==> flow/design.v <==
module mult(input [3:0] a, input [3:0] b, output reg [8:0] c
    );
always@(*)
c= a*b;
endmodule
module ad(input [8:0] a1, input [8:0] b1, output reg [9:0] c1
    );
always@(*)
c1= a1+b1;
endmodule
module ad2(input [8:0] a2, input [9:0] b2, output reg [10:0] c2
    );
always@(*)
c2= a2+b2;
endmodule
module ad3(input [8:0] a3, input [10:0] b3, output reg [11:0] c3
    );
always@(*)
c3= a3+b3;
endmodule
`timescale 1ns / 1ps
module mem_ram (input clk, wren, 
                input [3:0] d11,input [3:0] d12,input [3:0] d13,input [3:0] d14,input [3:0] d15,input [3:0] d16,input [3:0] d17,input [3:0]d18,
					 input [3:0] d21,input [3:0] d22,input [3:0] d23,input [3:0] d24,input [3:0] d25,input [3:0] d26,input [3:0] d27,input [3:0]d28,
					 input [3:0] d31,input [3:0] d32,input [3:0] d33,input [3:0] d34,input [3:0] d35,input [3:0] d36,input [3:0] d37,input [3:0]d38,
					 input [3:0] d41,input [3:0] d42,input [3:0] d43,input [3:0] d44,input [3:0] d45,input [3:0] d46,input [3:0] d47,input [3:0]d48,
					 input [3:0] r1,input [3:0] r2,
					 input [3:0] r3,input [3:0] r4,
					 output [11:0] w_sum11,
					 output [11:0] w_sum12,
					 output [11:0] w_sum13,
					 output [11:0] w_sum14,
					 output [11:0] w_sum15,
					 output [11:0] w_sum16,
					 output [11:0] w_sum17,
					 output [11:0] w_sum18
					 );
  reg [31:0] mem [3:0];  
  wire [8:0] p11, p21,p31,p41;
  wire [8:0] p12, p22,p32,p42;
  wire [8:0] p13, p23,p33,p43;
  wire [8:0] p14, p24,p34,p44;
  wire [8:0] p15, p25,p35,p45;
  wire [8:0] p16, p26,p36,p46;
  wire [8:0] p17, p27,p37,p47;
  wire [8:0] p18, p28,p38,p48;
wire [9:0] s11,s12,s13,s14,s15,s16,s17,s18;
wire [10:0] s21,s22,s23,s24,s25,s26,s27,s28;
wire [11:0] s31,s32,s33,s34,s35,s36,s37,s38;
  always @(posedge clk) 
      begin
            if (wren) begin
                mem[0][31-:4]<=d11;
					 mem[0][27-:4] <=d12;
					 mem[0][23-:4]<=d13;
					 mem[0][19-:4]<=d14;
					 mem[0][15-:4]<=d15;
					 mem[0][11-:4]<=d16;
					 mem[0][7-:4]<=d17;
					 mem[0][3-:4]<=d18;
					 mem[1][31-:4]<=d21;
					 mem[1][27-:4] <=d22;
					 mem[1][23-:4]<=d23;
					 mem[1][19-:4]<=d24;
					 mem[1][15-:4]<=d25;
					 mem[1][11-:4]<=d26;
					 mem[1][7-:4]<=d27;
					 mem[1][3-:4]<=d28;
					 mem[2][31-:4]<=d31;
					 mem[2][27-:4] <=d32;
					 mem[2][23-:4]<=d33;
					 mem[2][19-:4]<=d34;
					 mem[2][15-:4]<=d35;
					 mem[2][11-:4]<=d36;
					 mem[2][7-:4]<=d37;
					 mem[2][3-:4]<=d38;
					 mem[3][31-:4]<=d41;
					 mem[3][27-:4] <=d42;
					 mem[3][23-:4]<=d43;
					 mem[3][19-:4]<=d44;
					 mem[3][15-:4]<=d45;
					 mem[3][11-:4]<=d46;
					 mem[3][7-:4]<=d47;
					 mem[3][3-:4]<=d48;
            end
		end		 
generate
   mult m11(.a(r1),
				.b(mem[0][31-:4]),
				.c(p11) 
				);
	mult m21(
	         .a(r2),
				.b(mem[1][31-:4]),
				.c(p21)
	         );		
   mult m31(
	         .a(r3),
				.b(mem[2][31-:4]),
				.c(p31)
	         );		
   mult m41(
	         .a(r4),
				.b(mem[3][31-:4]), 
				.c(p41)
	         );	
  ad add11 ( 
            .a1(p11),
				.b1(p21),
				.c1(s11)
           );  
  ad2 add21 (
            .b2(s11),
				.a2(p31),
				.c2(s21)
          );
  ad3 add31 (
             .b3(s21),
				 .a3(p41),
				 .c3(s31)
				 );
    mult m12(.a(r1),
				.b(mem[0][27-:4]),
				.c(p12)
				);
	mult m22(
	         .a(r2),
				.b(mem[1][27-:4]),
				.c(p22)
	         );		
   mult m32(
	         .a(r3),
				.b(mem[2][27-:4]),
				.c(p32)
	         );		
   mult m42(
	         .a(r4),
				.b(mem[3][27-:4]), 
				.c(p42)
	         );	
  ad add12 ( 
            .a1(p12),
				.b1(p22),
				.c1(s12)
           );  
  ad2 add22 (
            .b2(s12),
				.a2(p32),
				.c2(s22)
          );
  ad3 add32 (
             .b3(s22),
				 .a3(p42),
				 .c3(s32)
				 );
   mult m13(.a(r1),
				.b(mem[0][23-:4]),
				.c(p13)
				);
	mult m23(
	         .a(r2),
				.b(mem[1][23-:4]),
				.c(p23)
	         );		
   mult m33(
	         .a(r3),
				.b(mem[2][23-:4]),
				.c(p33)
	         );		
   mult m43(
	         .a(r4),
				.b(mem[3][23-:4]), 
				.c(p43)
	         );	
  ad add13 ( 
            .a1(p13),
				.b1(p23),
				.c1(s13)
           );  
  ad2 add23 (
            .b2(s13),
				.a2(p33),
				.c2(s23)
          );
  ad3 add33 (
             .b3(s23),
				 .a3(p43),
				 .c3(s33)
				 );
  mult m14(.a(r1),
				.b(mem[0][19-:4]),
				.c(p14)
				);
	mult m24(
	         .a(r2),
				.b(mem[1][19-:4]),
				.c(p24)
	         );		
   mult m34(
	         .a(r3),
				.b(mem[2][19-:4]),
				.c(p34)
	         );		
   mult m44(
	         .a(r4),
				.b(mem[3][19-:4]), 
				.c(p44)
	         );	
  ad add14 ( 
            .a1(p14),
				.b1(p24),
				.c1(s14)
           );  
  ad2 add24 (
            .b2(s14),
				.a2(p34),
				.c2(s24)
          );
  ad3 add34 (
             .b3(s24),
				 .a3(p44),
				 .c3(s34)
				 );
  mult m15(.a(r1),
				.b(mem[0][15-:4]),
				.c(p15)
				);
	mult m25(
	         .a(r2),
				.b(mem[1][15-:4]),
				.c(p25)
	         );		
   mult m35(
	         .a(r3),
				.b(mem[2][15-:4]),
				.c(p35)
	         );		
   mult m45(
	         .a(r4),
				.b(mem[3][15-:4]), 
				.c(p45)
	         );	
  ad add15 ( 
            .a1(p15),
				.b1(p25),
				.c1(s15)
           );  
  ad2 add25 (
            .b2(s15),
				.a2(p35),
				.c2(s25)
          );
  ad3 add35 (
             .b3(s25),
				 .a3(p45),
				 .c3(s35)
				 );
   mult m16(.a(r1),
				.b(mem[0][11-:4]),
				.c(p16)
				);
	mult m26(
	         .a(r2),
				.b(mem[1][11-:4]),
				.c(p26)
	         );		
   mult m36(
	         .a(r3),
				.b(mem[2][11-:4]),
				.c(p36)
	         );		
   mult m46(
	         .a(r4),
				.b(mem[3][11-:4]), 
				.c(p46)
	         );	
  ad add16 ( 
            .a1(p16),
				.b1(p26),
				.c1(s16)
           );  
  ad2 add26 (
            .b2(s16),
				.a2(p36),
				.c2(s26)
          );
  ad3 add36 (
             .b3(s26),
				 .a3(p46),
				 .c3(s36)
				 );
   mult m17(.a(r1),
				.b(mem[0][7-:4]),
				.c(p17)
				);
	mult m27(
	         .a(r2),
				.b(mem[1][7-:4]),
				.c(p27)
	         );		
   mult m37(
	         .a(r3),
				.b(mem[2][7-:4]),
				.c(p37)
	         );		
   mult m47(
	         .a(r4),
				.b(mem[3][7-:4]), 
				.c(p47)
	         );	
  ad add17 ( 
            .a1(p17),
				.b1(p27),
				.c1(s17)
           );  
  ad2 add27 (
            .b2(s17),
				.a2(p37),
				.c2(s27)
          );
  ad3 add37 (
             .b3(s27),
				 .a3(p47),
				 .c3(s37)
				 );
  mult m18(.a(r1),
				.b(mem[0][3-:4]),
				.c(p18)
				);
	mult m28(
	         .a(r2),
				.b(mem[1][3-:4]),
				.c(p28)
	         );		
   mult m38(
	         .a(r3),
				.b(mem[2][3-:4]),
				.c(p38)
	         );		
   mult m48(
	         .a(r4),
				.b(mem[3][3-:4]), 
				.c(p48)
	         );	
  ad add18 ( 
            .a1(p18),
				.b1(p28),
				.c1(s18)
           );  
  ad2 add28 (
            .b2(s18),
				.a2(p38),
				.c2(s28)
          );
  ad3 add38 (
             .b3(s28),
				 .a3(p48),
				 .c3(s38)
				 );
assign w_sum11 =s31;
assign w_sum12 =s32;
assign w_sum13 =s33;
assign w_sum14 =s34;
assign w_sum15 =s35;
assign w_sum16 =s36;
assign w_sum17 =s37;
assign w_sum18 =s38;
endgenerate
endmodule
# Tool chain data of mem_ram
# Tool output for the design above before and after an edit, in the order of the flow.
# "before" refers to lines of the RTL above, "after" to lines of the edited file.
# "delta": "after" minus "before" as printed here. "change_rel_pct": 100 x difference / "before".
# Library cell names are shortened.
# A cell with n/a has no value.
[inputs]
design = "mem_ram"
clock = "clk"
cell_library = "sky130hd"
pvt_corner = "tt_025C_1v80"

# The edit
# Unified diff, file above to edited file.
# This change comes from a script, not from a designer. The edited design behaves differently; no optimisation was intended.
# begin of diff
@@ -27,5 +27,5 @@
 					 input [3:0] r1,input [3:0] r2,
 					 input [3:0] r3,input [3:0] r4,
-					 output [11:0] w_sum11,
+					 output [11:0] w_sum11_out,
 					 output [11:0] w_sum12,
 					 output [11:0] w_sum13,
@@ -36,4 +36,8 @@
 					 output [11:0] w_sum18
 					 );
+  wire [11:0] w_sum11;
+  reg [11:0] w_sum11_q;
+  always @(posedge clk) w_sum11_q <= w_sum11;
+  assign w_sum11_out = w_sum11_q;
   reg [31:0] mem [3:0];  
   wire [8:0] p11, p21,p31,p41;
# end of diff

# After elaboration
# Yosys after proc, flatten, opt, wreduce and memory -nomap, before mapping. Enables and synchronous resets that opt folds into registers are not counted as muxes. Print and check cells are not counted. Equal cells are merged and count once.
[word_totals]
columns = ["item", "before", "after", "delta", "change_rel_pct"]
rows = [
  ["reg_bits", 128, 140, 12, 9.38],
  ["latchBits", 0, 0, 0, "n/a"],
  ["ramBits", 0, 0, 0, "n/a"],
  ["mem_bits_ro", 0, 0, 0, "n/a"],
  ["clocked_rd_ports_x_width", 0, 0, 0, "n/a"],
  ["mem_count", 0, 0, 0, "n/a"],
  ["inputBits", 146, 146, 0, 0.00],
  ["out_inout_bits", 96, 96, 0, 0.00],
]
[op_classes]
columns = ["item", "before", "after", "delta", "change_rel_pct"]
rows = [
  ["add_sub_neg", 24, 24, 0, 0.00],
  ["mul", 32, 32, 0, 0.00],
  ["div", 0, 0, 0, "n/a"],
  ["cmp", 0, 0, 0, "n/a"],
  ["eq_ne", 0, 0, 0, "n/a"],
  ["shift", 0, 0, 0, "n/a"],
  ["muxes", 0, 0, 0, "n/a"],
  ["bitwise", 0, 0, 0, "n/a"],
  ["reduce_and_logical", 0, 0, 0, "n/a"],
]
# Operator kinds equal on both sides are left out: 4.

# Logic depth
# Yosys ltp: most cells in a row. Word level: on the elaborated netlist, between registers, memories and ports. Mapped: between sequential cells and ports; inverters and the memories' decode and read muxes count.
[logic_depth]
columns = ["item", "before", "after", "delta", "change_rel_pct"]
rows = [
  ["depth_word", 4, 4, 0, 0.00],
  ["ABC_AREA", "0", "0", "n/a", "n/a"],
  ["ltp_mapped", 19, 19, 0, 0.00],
  ["mapped_depth_nobuf", 18, 18, 0, 0.00],
]

# Netlist
# Yosys stat after the flow's synthesis: flattened, memories mapped to cells. It holds for the ABC_AREA given above (unset counts as 0); a run with the other value may have another netlist.
[mapped]
columns = ["item", "before", "after", "delta", "change_rel_pct"]
rows = [
  ["cell_count", 2174, 2190, 16, 0.74],
  ["area_mm2", 0.0218485, 0.0220887, 0.0002402, 1.10],
  ["sequential_area_mm2", 0.0038437, 0.0040639, 0.0002202, 5.73],
  ["ffs", 128, 139, 11, 8.59],
  ["buffers", 56, 56, 0, 0.00],
]
[types]
columns = ["cell", "before", "after", "delta", "change_rel_pct"]
rows = [
  ["dfxtp_1", 0, 11, 11, "n/a"],
  ["xnor2_1", 20, 23, 3, 15.00],
  ["o21ai_1", 6, 9, 3, 50.00],
  ["xor2_1", 14, 12, -2, -14.29],
  ["o21a_1", 12, 10, -2, -16.67],
  ["nor3_1", 7, 9, 2, 28.57],
  ["o211ai_1", 3, 5, 2, 66.67],
  ["nand2b_1", 2, 4, 2, 100.00],
  ["inv_1", 575, 574, -1, -0.17],
  ["nand2_1", 183, 184, 1, 0.55],
  ["a21oi_1", 35, 34, -1, -2.86],
  ["nor2_1", 16, 17, 1, 6.25],
  ["a21o_1", 13, 12, -1, -7.69],
  ["nand3_1", 8, 7, -1, -12.50],
  ["a211oi_1", 7, 8, 1, 14.29],
  ["nor2b_1", 7, 6, -1, -14.29],
  ["a211oi_2", 6, 7, 1, 16.67],
  ["mux2i_1", 6, 5, -1, -16.67],
]
# Cell types equal on both sides are left out: 13.
# Not every row of either side is listed.
# By module: a second synthesis without flattening, with its own total; a netlist apart from the flattened one above.
[unflattened]
columns = ["item", "before", "after", "delta", "change_rel_pct"]
rows = [
  ["cells_unflattened", 3088, 3100, 12, 0.39],
  ["hier_area_mm2", 0.0285774, 0.0287676, 0.0001902, 0.67],
]
# Each row is one instance without its submodules.
[modules_before]
columns = ["module", "n_inst", "n_cells", "area_mm2", "seq_area_mm2"]
rows = [
  ["mult", 32, 53, 0.0004592, 0],
  ["mem_ram", 1, 128, 0.0038437, 0.0038437],
  ["ad3", 8, 63, 0.0004755, 0],
  ["ad2", 8, 53, 0.0004317, 0],
  ["ad", 8, 42, 0.0003478, 0],
]
[modules_after]
columns = ["module", "n_inst", "n_cells", "area_mm2", "seq_area_mm2"]
rows = [
  ["mult", 32, 53, 0.0004592, 0],
  ["mem_ram", 1, 140, 0.0040839, 0.0040839],
  ["ad3", 8, 63, 0.0004692, 0],
  ["ad2", 8, 53, 0.0004317, 0],
  ["ad", 8, 42, 0.0003478, 0],
]

# Path before layout
# Source: OpenSTA report_checks on the synthesized netlist (no wires, ideal clock, input and output delay 20% of the period each), path of least setup slack; recovery checks are left aside. Register names are those of the netlist, which keeps one name where synthesis merged equal registers.
[synth_path]
columns = ["item", "before", "after", "delta", "change_rel_pct"]
rows = [
  ["kind", "input to output", "input to output", "n/a", "n/a"],
  ["from", "input r4[3]", "input r4[3]", "n/a", "n/a"],
  ["to", "output w_sum12[10]", "output w_sum18[10]", "n/a", "n/a"],
  ["tclk_ns", 10.0, 10.0, 0.0, 0.00],
  ["input_delay_ns", 2.000, 2.000, 0.000, 0.00],
  ["output_delay_ns", 2.000, 2.000, 0.000, 0.00],
  ["t_first_pin_ns", 2.000, 2.000, 0.000, 0.00],
  ["arrival_ns", 6.473, 6.473, 0.000, 0.00],
  ["required_time_ns", 8.000, 8.000, 0.000, 0.00],
  ["setup_slack_ns", 1.527, 1.527, 0.000, "n/a"],
  ["path_delay_ns", 4.473, 4.473, 0.000, 0.00],
  ["stages", 16, 16, 0, 0.00],
  ["n_path_buf", 1, 1, 0, 0.00],
  ["period_less_setup_slack_ns", 8.473, 8.473, 0.000, 0.00],
]
# "path_delay_ns" = arrival - input delay + setup time.
# At an output port there is no setup time.
# "stages": output pins that drive a net of the path, with the launching flip-flop's if there is one; two outputs of one cell count as two.
# "period_less_setup_slack_ns" is the clock period less the worst setup slack; recovery checks do not enter. This is arithmetic on one report: input and output delays are still those of the set period (20% each).
# Between the ends stands the longest chain of elaborated cells between them, by number of cells; it is not shown to be the way that was timed. Of several equally long chains one is given.
# Each line given opens the expression or statement behind the cell; cells for indexed reads and writes are added by Yosys, which also makes memories of some case tables.
[synth_via_before]
path_cell_list = "clkbuf_1 -> nand2_1 -> fa_1 -> fa_1 -> inv_1 -> fa_1 -> fa_1 -> fa_1 -> inv_1 -> fa_1 -> inv_1 -> ha_1 -> a211o_1 -> a21oi_2 -> a21oi_1 -> o21a_1"
elab_chain_len = 2
cone_cells = 2
cone_classes = "1 x add/sub; 1 x mul"
[synth_lines_before]
columns = ["item", "line_no", "text"]
rows = [
  ["start, declared", 28, "input [3:0] r3,input [3:0] r4,"],
  ["multiplier 4 x 4 -> 8 bit", 4, "c= a*b;"],
  ["adder 8 x 10 -> 11 bit", 19, "c3= a3+b3;"],
  ["end, declared", 30, "output [11:0] w_sum12,"],
]
[synth_via_after]
path_cell_list = "clkbuf_1 -> nand2_1 -> fa_1 -> fa_1 -> inv_1 -> fa_1 -> fa_1 -> fa_1 -> inv_1 -> fa_1 -> inv_1 -> ha_1 -> a211o_1 -> a21oi_2 -> a21oi_1 -> o21a_1"
elab_chain_len = 2
cone_cells = 2
cone_classes = "1 x add/sub; 1 x mul"
[synth_lines_after]
columns = ["item", "line_no", "text"]
rows = [
  ["start, declared", 28, "input [3:0] r3,input [3:0] r4,"],
  ["multiplier 4 x 4 -> 8 bit", 4, "c= a*b;"],
  ["adder 8 x 10 -> 11 bit", 19, "c3= a3+b3;"],
  ["end, declared", 36, "output [11:0] w_sum18"],
]

# Path in the finished layout
# From the final timing report of the runs of set A: the path of least setup slack in the routed layout; clock arrival at registers is part of the times.
[layout_path]
columns = ["item", "before", "after", "delta", "change_rel_pct"]
rows = [
  ["kind", "input to output", "input to output", "n/a", "n/a"],
  ["from", "input r3[3]", "input r3[2]", "n/a", "n/a"],
  ["to", "output w_sum12[10]", "output w_sum14[9]", "n/a", "n/a"],
  ["tclk_ns", 9.71, 9.71, 0.00, 0.00],
  ["input_delay_ns", 1.94, 1.94, 0.00, 0.00],
  ["output_delay_ns", 1.94, 1.94, 0.00, 0.00],
  ["t_first_pin_ns", 1.94, 1.94, 0.00, 0.00],
  ["arrival_ns", 7.54, 7.53, -0.01, -0.13],
  ["required_time_ns", 7.77, 7.77, 0.00, 0.00],
  ["setup_slack_ns", 0.23, 0.24, 0.01, "n/a"],
  ["stages", 19, 19, 0, 0.00],
  ["n_path_buf", 3, 3, 0, 0.00],
]
# Between the ends stands the longest chain of elaborated cells between them, by number of cells; it is not shown to be the way that was timed. Of several equally long chains one is given.
[layout_via_before]
path_cell_list = "clkdlybuf4s50_1 -> buf_12 -> and2_1 -> fa_1 -> inv_1 -> fa_1 -> fa_1 -> inv_1 -> fa_1 -> fa_1 -> inv_1 -> fa_1 -> inv_1 -> ha_2 -> a211o_1 -> a21oi_2 -> a21oi_1 -> o21a_1 -> clkdlybuf4s50_1"
elab_chain_len = 3
cone_cells = 3
cone_classes = "2 x add/sub; 1 x mul"
[layout_lines_before]
columns = ["item", "line_no", "text"]
rows = [
  ["start, declared", 28, "input [3:0] r3,input [3:0] r4,"],
  ["multiplier 4 x 4 -> 8 bit", 4, "c= a*b;"],
  ["adder 8 x 9 -> 10 bit", 14, "c2= a2+b2;"],
  ["adder 8 x 10 -> 11 bit", 19, "c3= a3+b3;"],
  ["end, declared", 30, "output [11:0] w_sum12,"],
]
[layout_via_after]
path_cell_list = "clkdlybuf4s50_1 -> buf_12 -> and2_1 -> fa_1 -> inv_1 -> fa_1 -> fa_1 -> inv_1 -> fa_1 -> inv_1 -> fa_1 -> fa_1 -> inv_1 -> ha_1 -> o21ai_1 -> nor3_1 -> mux2i_1 -> nand2_1 -> clkdlybuf4s50_1"
elab_chain_len = 3
cone_cells = 3
cone_classes = "2 x add/sub; 1 x mul"
[layout_lines_after]
columns = ["item", "line_no", "text"]
rows = [
  ["start, declared", 28, "input [3:0] r3,input [3:0] r4,"],
  ["multiplier 4 x 4 -> 8 bit", 4, "c= a*b;"],
  ["adder 8 x 9 -> 10 bit", 14, "c2= a2+b2;"],
  ["adder 8 x 10 -> 11 bit", 19, "c3= a3+b3;"],
  ["end, declared", 32, "output [11:0] w_sum14,"],
]

# Layout results
# Both versions went through the flow (Yosys, OpenROAD) with the same settings in each pair. Constraints: input delay and output delay 20% of the set period each, output load 0.01 pF.
[flow_settings_set_A]
period_ns = 9.71
CAP_MARGIN = 20
CORE_MARGIN = 2
CORE_UTILIZATION = 40
SLEW_MARGIN = 20
[measured_set_A]
columns = ["item", "before", "after", "delta", "change_rel_pct"]
rows = [
  ["synth_area_mm2", 0.0218485, 0.0220887, 0.0002402, 1.10],
  ["die_footprint_mm2", 0.056506, 0.0571186, 0.0006126, 1.08],
  ["finalCellArea_mm2", 0.0257247, 0.0260938, 0.0003691, 1.43],
  ["layout_utilization_pct", 47.7, 47.5, -0.2, "n/a"],
  ["timing.setup.ws_ns", 0.227, 0.240, 0.013, "n/a"],
  ["setup_tns_ns", 0.000, 0.000, 0.000, "n/a"],
  ["ws_hold_ns", 1.979, 0.694, -1.285, "n/a"],
  ["achieved_period_ns", 9.483, 9.470, -0.013, -0.14],
]
[flow_settings_set_B]
CAP_MARGIN = 30
CELL_PAD_IN_SITES_DETAIL_PLACEMENT = 0
CELL_PAD_IN_SITES_GLOBAL_PLACEMENT = 2
CORE_UTILIZATION = 39
CTS_CLUSTER_DIAMETER = 140
CTS_CLUSTER_SIZE = 91
PLACE_DENSITY_LB_ADDON = 0.25
SETUP_SLACK_MARGIN = 1.82
SLEW_MARGIN = 40
TNS_END_PERCENT = 85
period_ns = 9.66
CORE_MARGIN = 2
[measured_set_B]
columns = ["item", "before", "after", "delta", "change_rel_pct"]
rows = [
  ["synth_area_mm2", 0.0218485, 0.0220887, 0.0002402, 1.10],
  ["die_footprint_mm2", 0.0579317, 0.0585567, 0.0006250, 1.08],
  ["finalCellArea_mm2", 0.0287713, 0.0282584, -0.0005129, -1.78],
  ["layout_utilization_pct", 52.1, 50.3, -1.8, "n/a"],
  ["timing.setup.ws_ns", 1.048, 1.124, 0.076, "n/a"],
  ["setup_tns_ns", 0.000, 0.000, 0.000, "n/a"],
  ["ws_hold_ns", 1.985, 0.737, -1.248, "n/a"],
  ["achieved_period_ns", 8.612, 8.536, -0.076, -0.88],
]
# "achieved_period_ns" is the run's clock period less its worst setup slack. It is reckoned from that one timing run; input and output delays stay at 20% of the period that was set.
